==> flow/design.v <==
module fullreg #(  parameter N = 16 )(
    input [N-1:0] d,
    output reg [N-1:0] q,
    input clk,
    input en,
    input clr,  
    input rst   
    );
always @(posedge clk,posedge rst) begin
    if(rst)
        q<=0;
    else    
    if(en==1)begin
        if(clr)
            q<=0;
        else
            q<=d;
    end
end
endmodule
module exp_adder_bias (
    input  wire [7:0] exp1,    
    input  wire [7:0] exp2,    
    output wire [7:0] exp_out  
);
    wire [8:0] sum;            
    wire [8:0] sum_minus_bias;
    assign sum = exp1 + exp2;
    assign sum_minus_bias = sum - 9'd127;
    assign exp_out = sum_minus_bias[7:0];
endmodule
module exp_normalizer (
    input  wire        msb_mult,    
    input  wire [7:0]  exp_in,      
    output wire [7:0]  exp_out      
);
    assign exp_out = msb_mult ? (exp_in + 8'd1) : exp_in;
endmodule
module mantissa_normalizer (
    input  wire [47:0] mult_out,    
    output wire [23:0] mant_out     
);
    assign mant_out = mult_out[47] ? 
                      mult_out[47:24] : 
                      mult_out[46:23];
endmodule
module mult24 (
    input  wire [23:0] a,    
    input  wire [23:0] b,    
    output wire [47:0] p     
);
    assign p = $unsigned(a) * $unsigned(b);
endmodule
module fp32mult (
    input  wire [31:0] x1,
    input  wire [31:0] x2,
    input  wire        en,
    input  wire        rst,
    input  wire        clk,
    output wire [31:0] y,
    output wire        ready
);
    wire [31:0] x1_reg;
    wire [31:0] x2_reg;
    fullreg #(32) reg_x1 (.clk(clk), .rst(rst), .clr(1'b0), .en(en), .d(x1), .q(x1_reg));
    fullreg #(32) reg_x2 (.clk(clk), .rst(rst), .clr(1'b0), .en(en), .d(x2), .q(x2_reg));
    wire sign1 = x1_reg[31];
    wire sign2 = x2_reg[31];
    wire [7:0] exp1 = x1_reg[30:23];
    wire [7:0] exp2 = x2_reg[30:23];
    wire [23:0] mant1 = {1'b1, x1_reg[22:0]};  
    wire [23:0] mant2 = {1'b1, x2_reg[22:0]};
    wire sign_result = sign1 ^ sign2;
    wire [7:0] exp_sum;
      wire en_d1;
    wire en_d2;
    exp_adder_bias exp_add_inst (
        .exp1(exp1),
        .exp2(exp2),
        .exp_out(exp_sum)
    );
    wire [47:0] mant_product;
    mult24 mult_inst (
        .a(mant1),
        .b(mant2),
        .p(mant_product)
    );
    wire [7:0] exp_norm;
    exp_normalizer exp_norm_inst (
        .msb_mult(mant_product[47]),
        .exp_in(exp_sum),
        .exp_out(exp_norm)
    );
    wire [23:0] mant_norm;
    mantissa_normalizer mant_norm_inst (
        .mult_out(mant_product),
        .mant_out(mant_norm)
    );
    wire [31:0] result_comb;
    assign result_comb = {sign_result, exp_norm, mant_norm[22:0]};
    fullreg #(32) reg_out (
        .clk(clk),
        .rst(rst),
        .clr(1'b0),
        .en(en_d1),
        .d(result_comb),
        .q(y)
    );
    fullreg #(1) reg_en_stage1 (
        .clk(clk),
        .rst(rst),
        .clr(1'b0),
        .en(1'b1),
        .d(en),
        .q(en_d1)
    );
    fullreg #(1) reg_en_stage2 (
        .clk(clk),
        .rst(rst),
        .clr(1'b0),
        .en(1'b1),
        .d(en_d1),
        .q(en_d2)
    );
    assign ready = en_d2;
endmodule
# ---- Reports on fp32mult
# What the tools print for fp32mult, step after step.
# Line numbers count from 1 in the design file above.
# Operators: Yosys type, input widths -> output width; for muxes data width and select width s.
# Cell names lack the library's common part.
# The mark - stands for no value.
dict set report design {
  design {fp32mult}
  clk_port {clk}
  lib {sky130hd}
  corner {tt_025C_1v80}
}

# ---- Word-level counts
# Source: Yosys, flattened and elaborated, memories not mapped. Widths are those after wreduce; folded enables and synchronous resets count as part of the registers. Registers that Yosys merges into a memory's read port (data or address) are not register bits. Print and check cells do not count. Equal cells are merged and count once.
dict set report op_classes {
  add_sub_neg 3
  multipliers 1
  n_mux 2
  n_logic 1
}
# cell count
set ops {}
lappend ops {{$mul 24x24->48} 1}
lappend ops {{$mux 23} 1}
lappend ops {{$add 8x1->8 const B} 1}
lappend ops {{$sub 8x7->8 const B} 1}
lappend ops {{$add 8x8->8} 1}
lappend ops {{$mux 8} 1}
lappend ops {{$xor 1x1->1} 1}
dict set report bits {
  register_bits 98
}

# ---- Longest topological paths
# Longest topological path by Yosys (ltp), each cell counted once; first at word level (registers and memories cut), then after technology mapping (sequential cells cut; the memories' decode and read muxes count).
dict set report depth {
  depth_word 4
  ABC_AREA 0
  depth_mapped 28
}

# ---- Synthesis result
# Yosys stat after the flow's synthesis: flattened, memories mapped to cells. It holds for the ABC_AREA given above (unset counts as 0); a run with the other value may have another netlist.
dict set report mapped {
  cells 2454
  yosys_area_um2 22650.5
  flip_flops 98
  buffers 117
}
# type count area_total_um2
set by_type {}
lappend by_type {fa_1 482 9.65E+03}
lappend by_type {dfrtp_1 98 2.45E+03}
lappend by_type {ha_1 183 2.29E+03}
lappend by_type {inv_1 604 2.27E+03}
lappend by_type {and2_1 241 1.51E+03}
lappend by_type {nand2_1 312 1.17E+03}
lappend by_type {mux2_2 47 529.258}
lappend by_type {clkbuf_1 110 412.896}
lappend by_type {a21oi_1 61 305.293}
lappend by_type {nor2_1 67 251.491}
lappend by_type {o21ai_0 44 220.211}
lappend by_type {xnor2_1 21 183.926}
lappend by_type {xor2_1 14 122.618}
lappend by_type {a21o_1 16 120.115}
lappend by_type {mux2i_1 11 110.106}
lappend by_type {a31oi_1 11 68.816}
lappend by_type {nor3_1 12 60.058}
lappend by_type {o21bai_1 7 52.55}
# Not listed: further types 54, cells in them 113.
# By module: a second synthesis without flattening, with its own total; a netlist apart from the flattened one above.
dict set report hier_totals {
  cells_unflattened 2505
  hier_area_um2 23672.7
}
# Each row is one instance without its submodules.
# module n_inst cells mod_area_um2
set modules {}
lappend modules {mult24 1 2181 19038.3}
lappend modules {{fullreg (N=32)} 3 74 1212.4}
lappend modules {mantissa_normalizer 1 27 387.9}
lappend modules {exp_adder_bias 1 44 366.6}
lappend modules {exp_normalizer 1 18 141.4}
lappend modules {{fullreg (N=1)} 2 5 42.5}
lappend modules {fp32mult 1 3 16.3}

# ---- Worst setup path after synthesis
# OpenSTA on the mapped netlist: ideal clock, no wires. The path of least setup slack (recovery checks aside). Input and output delay are each 20% of the period. Register names are those of the netlist, which keeps one name where synthesis merged equal registers.
dict set report synth_timing {
  path_kind {flip-flop to flip-flop}
  startpoint {register reg_x2.q[12]}
  endpoint {register reg_out.q[20]}
  clock_period_ns 10.0
  setup_time_ns 0.087
  t_first_pin_ns 0.000
  arrival_time_ns 6.814
  path_slack_ns 3.099
  delay_ns 6.901
  driving_pins 26
  period_less_setup_slack_ns 6.901
}
# "delay_ns" = arrival - input delay + setup time.
# "driving_pins" counts driving pins, that of a launching flip-flop among them; a cell with two outputs on the path counts twice.
# "period_less_setup_slack_ns" = period - worst setup slack (recovery checks aside). The figure is calculated, with input and output delays left at 20% of the set period.
# Between the ends stands the longest chain of elaborated cells between them, by number of cells; it is not shown to be the way that was timed. Of several equally long chains one is given.
# Each line given opens the expression or statement behind the cell; cells for indexed reads and writes are added by Yosys, which also makes memories of some case tables.
# At most two assigning lines are given for a register; there are more.
dict set report synth_via {
  cell_sequence {dfrtp_1 clkbuf_1 clkbuf_1 nand2_1 fa_1 inv_1 fa_1 inv_1 fa_1 inv_1 fa_1 fa_1 fa_1 inv_1 fa_1 inv_1 ha_1 a21o_1 a21o_1 a21oi_1 o21ai_1 a211o_1 a2111o_1 a2111oi_4 o311ai_1 o211ai_1}
  elab_chain_len 2
}
# element line_no
set synth_lines {}
lappend synth_lines {{start: declaration} 3} ;# output reg [N-1:0] q,
lappend synth_lines {{start: assignment} 11} ;# q<=0;
lappend synth_lines {{start: assignment} 17} ;# q<=d;
lappend synth_lines {{$mul 24x24->48} 52} ;# assign p = $unsigned(a) * $unsigned(b);
lappend synth_lines {{$mux 23} 43} ;# assign mant_out = mult_out[47] ?
lappend synth_lines {{end: assignment} 15} ;# q<=0;
lappend synth_lines {{end: assignment} 17}
lappend synth_lines {{end: declaration} 3}

# ---- Path in the finished layout
# Path of least setup slack in the final report of run A (OpenROAD, finished layout, wires in). Where an end is a register, its clock arrival counts in the times.
dict set report layout_timing {
  path_kind {flip-flop to flip-flop}
  startpoint {register reg_x1.q[13]}
  endpoint {register reg_out.q[20]}
  clock_period_ns 11.7
  setup_time_ns 0.13
  t_first_pin_ns 0.38
  arrival_time_ns 8.32
  path_slack_ns 3.63
  driving_pins 24
}
# Between the ends stands the longest chain of elaborated cells between them, by number of cells; it is not shown to be the way that was timed. Of several equally long chains one is given.
# At most two assigning lines are given for a register; there are more.
dict set report layout_via {
  cell_sequence {dfrtp_1 buf_4 and2_1 fa_1 fa_1 inv_1 fa_1 inv_1 fa_1 fa_1 fa_1 inv_1 fa_1 inv_1 ha_1 nand2_1 o31ai_1 or3b_1 o22ai_2 a211o_1 a2111o_1 a2111oi_4 o311ai_1 o211ai_1}
  elab_chain_len 2
}
# element line_no
set layout_lines {}
lappend layout_lines {{start: declaration} 3} ;# output reg [N-1:0] q,
lappend layout_lines {{start: assignment} 11} ;# q<=0;
lappend layout_lines {{start: assignment} 17} ;# q<=d;
lappend layout_lines {{$mul 24x24->48} 52} ;# assign p = $unsigned(a) * $unsigned(b);
lappend layout_lines {{$mux 23} 43} ;# assign mant_out = mult_out[47] ?
lappend layout_lines {{end: assignment} 15} ;# q<=0;
lappend layout_lines {{end: assignment} 17}
lappend layout_lines {{end: declaration} 3}

Hand-over note for fp32mult

Stored flow runs of fp32mult (4 of them; Yosys, OpenROAD, sky130hd). They differ in their settings and are not a sequence. Constraints: input delay and output delay 20% of the set period each, output load 0.01 pF.
"critical_path_time_ns": the worst setup path's part of the clock period (all of it between registers, 20% less for each end at a port) less its slack. A launch clock that arrives late makes it longer, a capture clock that arrives late makes it shorter.

[flow] run A: files
==> flow/run.sh <==
#!/bin/bash
# the make line also repeats the synthesis and layout settings of config.mk as NAME=value (left out here)
make -C /OpenROAD-flow-scripts/flow DESIGN_CONFIG=/design/flow/config.mk WORK_HOME=/design/flow/orfs CLKGATE_MAP_FILE= finish
==> flow/config.mk <==
export PLATFORM = sky130hd
export DESIGN_NAME = fp32mult
export DESIGN_NICKNAME = fp32mult
export VERILOG_FILES = /design/flow/design.v
export SDC_FILE = /design/flow/constraint.sdc
export NUM_CORES = 4
export LEC_CHECK = 0
export CAP_MARGIN = 35
export CELL_PAD_IN_SITES_DETAIL_PLACEMENT = 1
export CORE_MARGIN = 5
export CORE_UTILIZATION = 41
export CTS_CLUSTER_DIAMETER = 391
export GPL_ROUTABILITY_DRIVEN = 1
export MAX_ROUTING_LAYER = met4
export MIN_ROUTING_LAYER = met1
export PLACE_DENSITY_LB_ADDON = 0.02
export SLEW_MARGIN = 20
export TNS_END_PERCENT = 95
==> flow/constraint.sdc <==
create_clock -name core_clock -period 11.7 [get_ports {clk}]
set_input_delay 2.3400 -clock core_clock [delete_from_list [all_inputs] [get_ports {clk}]]
set_output_delay 2.3400 -clock core_clock [all_outputs]
set_load 0.01 [all_outputs]

[flow] run A: metrics
[metrics] cell_area_final_um2 = 24746.2
[metrics] final_setup_ws_ns = 3.631
[metrics] post_synth_area_um2 = 22650.5
[metrics] dieArea_um2 = 60044.6
[metrics] util_pct = 45.1
[metrics] critical_path_time_ns = 8.07
[metrics] worstPathKind = flip-flop to flip-flop
[metrics] worst_hold_slack_ns = 0.518

[flow] run B: files
==> flow/run.sh <==
#!/bin/bash
# the make line also repeats the synthesis and layout settings of config.mk as NAME=value (left out here)
make -C /OpenROAD-flow-scripts/flow DESIGN_CONFIG=/design/flow/config.mk WORK_HOME=/design/flow/orfs CLKGATE_MAP_FILE= finish
==> flow/config.mk <==
export PLATFORM = sky130hd
export DESIGN_NAME = fp32mult
export DESIGN_NICKNAME = fp32mult
export VERILOG_FILES = /design/flow/design.v
export SDC_FILE = /design/flow/constraint.sdc
export NUM_CORES = 4
export LEC_CHECK = 0
export CAP_MARGIN = 25
export CELL_PAD_IN_SITES_DETAIL_PLACEMENT = 0
export CORE_ASPECT_RATIO = 1.66
export CORE_MARGIN = 7
export CORE_UTILIZATION = 41
export CTS_CLUSTER_DIAMETER = 391
export GPL_ROUTABILITY_DRIVEN = 1
export MAX_ROUTING_LAYER = met5
export MIN_ROUTING_LAYER = met1
export PLACE_DENSITY_LB_ADDON = 0.02
export SETUP_SLACK_MARGIN = 1.48
export SLEW_MARGIN = 20
export TNS_END_PERCENT = 75
==> flow/constraint.sdc <==
create_clock -name core_clock -period 11.0 [get_ports {clk}]
set_input_delay 2.2000 -clock core_clock [delete_from_list [all_inputs] [get_ports {clk}]]
set_output_delay 2.2000 -clock core_clock [all_outputs]
set_load 0.01 [all_outputs]

[flow] run B: metrics
[metrics] cell_area_final_um2 = 24746.2
[metrics] final_setup_ws_ns = 2.386
[metrics] post_synth_area_um2 = 22650.5
[metrics] dieArea_um2 = 62234.9
[metrics] util_pct = 45.5
[metrics] critical_path_time_ns = 8.61
[metrics] worstPathKind = flip-flop to flip-flop
[metrics] worst_hold_slack_ns = 0.515

[flow] run C: files
==> flow/run.sh <==
#!/bin/bash
# the make line also repeats the synthesis and layout settings of config.mk as NAME=value (left out here)
make -C /OpenROAD-flow-scripts/flow DESIGN_CONFIG=/design/flow/config.mk WORK_HOME=/design/flow/orfs CLKGATE_MAP_FILE= finish
==> flow/config.mk <==
export PLATFORM = sky130hd
export DESIGN_NAME = fp32mult
export DESIGN_NICKNAME = fp32mult
export VERILOG_FILES = /design/flow/design.v
export SDC_FILE = /design/flow/constraint.sdc
export NUM_CORES = 4
export LEC_CHECK = 0
export CAP_MARGIN = 25
export CORE_ASPECT_RATIO = 1.23
export CORE_MARGIN = 3
export CORE_UTILIZATION = 29
export CTS_CLUSTER_DIAMETER = 178
export CTS_CLUSTER_SIZE = 34
export GPL_TIMING_DRIVEN = 1
export MIN_ROUTING_LAYER = met1
export PLACE_DENSITY_LB_ADDON = 0.27
export SETUP_SLACK_MARGIN = 1.33
export SLEW_MARGIN = 20
export TNS_END_PERCENT = 50
==> flow/constraint.sdc <==
create_clock -name core_clock -period 5.15 [get_ports {clk}]
set_input_delay 1.0300 -clock core_clock [delete_from_list [all_inputs] [get_ports {clk}]]
set_output_delay 1.0300 -clock core_clock [all_outputs]
set_load 0.01 [all_outputs]

[flow] run C: metrics
[metrics] cell_area_final_um2 = 28529.9
[metrics] final_setup_ws_ns = -1.874
[metrics] post_synth_area_um2 = 22650.5
[metrics] dieArea_um2 = 81511.9
[metrics] util_pct = 36.9
[metrics] critical_path_time_ns = 7.02
[metrics] worstPathKind = flip-flop to flip-flop
[metrics] worst_hold_slack_ns = 0.519

[flow] run D: files
==> flow/run.sh <==
#!/bin/bash
# the make line also repeats the synthesis and layout settings of config.mk as NAME=value (left out here)
make -C /OpenROAD-flow-scripts/flow DESIGN_CONFIG=/design/flow/config.mk WORK_HOME=/design/flow/orfs CLKGATE_MAP_FILE= finish
==> flow/config.mk <==
export PLATFORM = sky130hd
export DESIGN_NAME = fp32mult
export DESIGN_NICKNAME = fp32mult
export VERILOG_FILES = /design/flow/design.v
export SDC_FILE = /design/flow/constraint.sdc
export NUM_CORES = 4
export LEC_CHECK = 0
export CAP_MARGIN = 20
export CELL_PAD_IN_SITES_GLOBAL_PLACEMENT = 2
export CORE_ASPECT_RATIO = 1.02
export CORE_MARGIN = 2
export CORE_UTILIZATION = 15
export GPL_TIMING_DRIVEN = 0
export MIN_ROUTING_LAYER = met2
export PLACE_DENSITY_LB_ADDON = 0.23
export SETUP_SLACK_MARGIN = 0.81
export SLEW_MARGIN = 20
==> flow/constraint.sdc <==
create_clock -name core_clock -period 9.25 [get_ports {clk}]
set_input_delay 1.8500 -clock core_clock [delete_from_list [all_inputs] [get_ports {clk}]]
set_output_delay 1.8500 -clock core_clock [all_outputs]
set_load 0.01 [all_outputs]

[flow] run D: metrics
[metrics] cell_area_final_um2 = 26967.1
[metrics] final_setup_ws_ns = 1.108
[metrics] post_synth_area_um2 = 22650.5
[metrics] dieArea_um2 = 154126.0
[metrics] util_pct = 17.9
[metrics] critical_path_time_ns = 8.14
[metrics] worstPathKind = flip-flop to flip-flop
[metrics] worst_hold_slack_ns = 0.508

End of note.
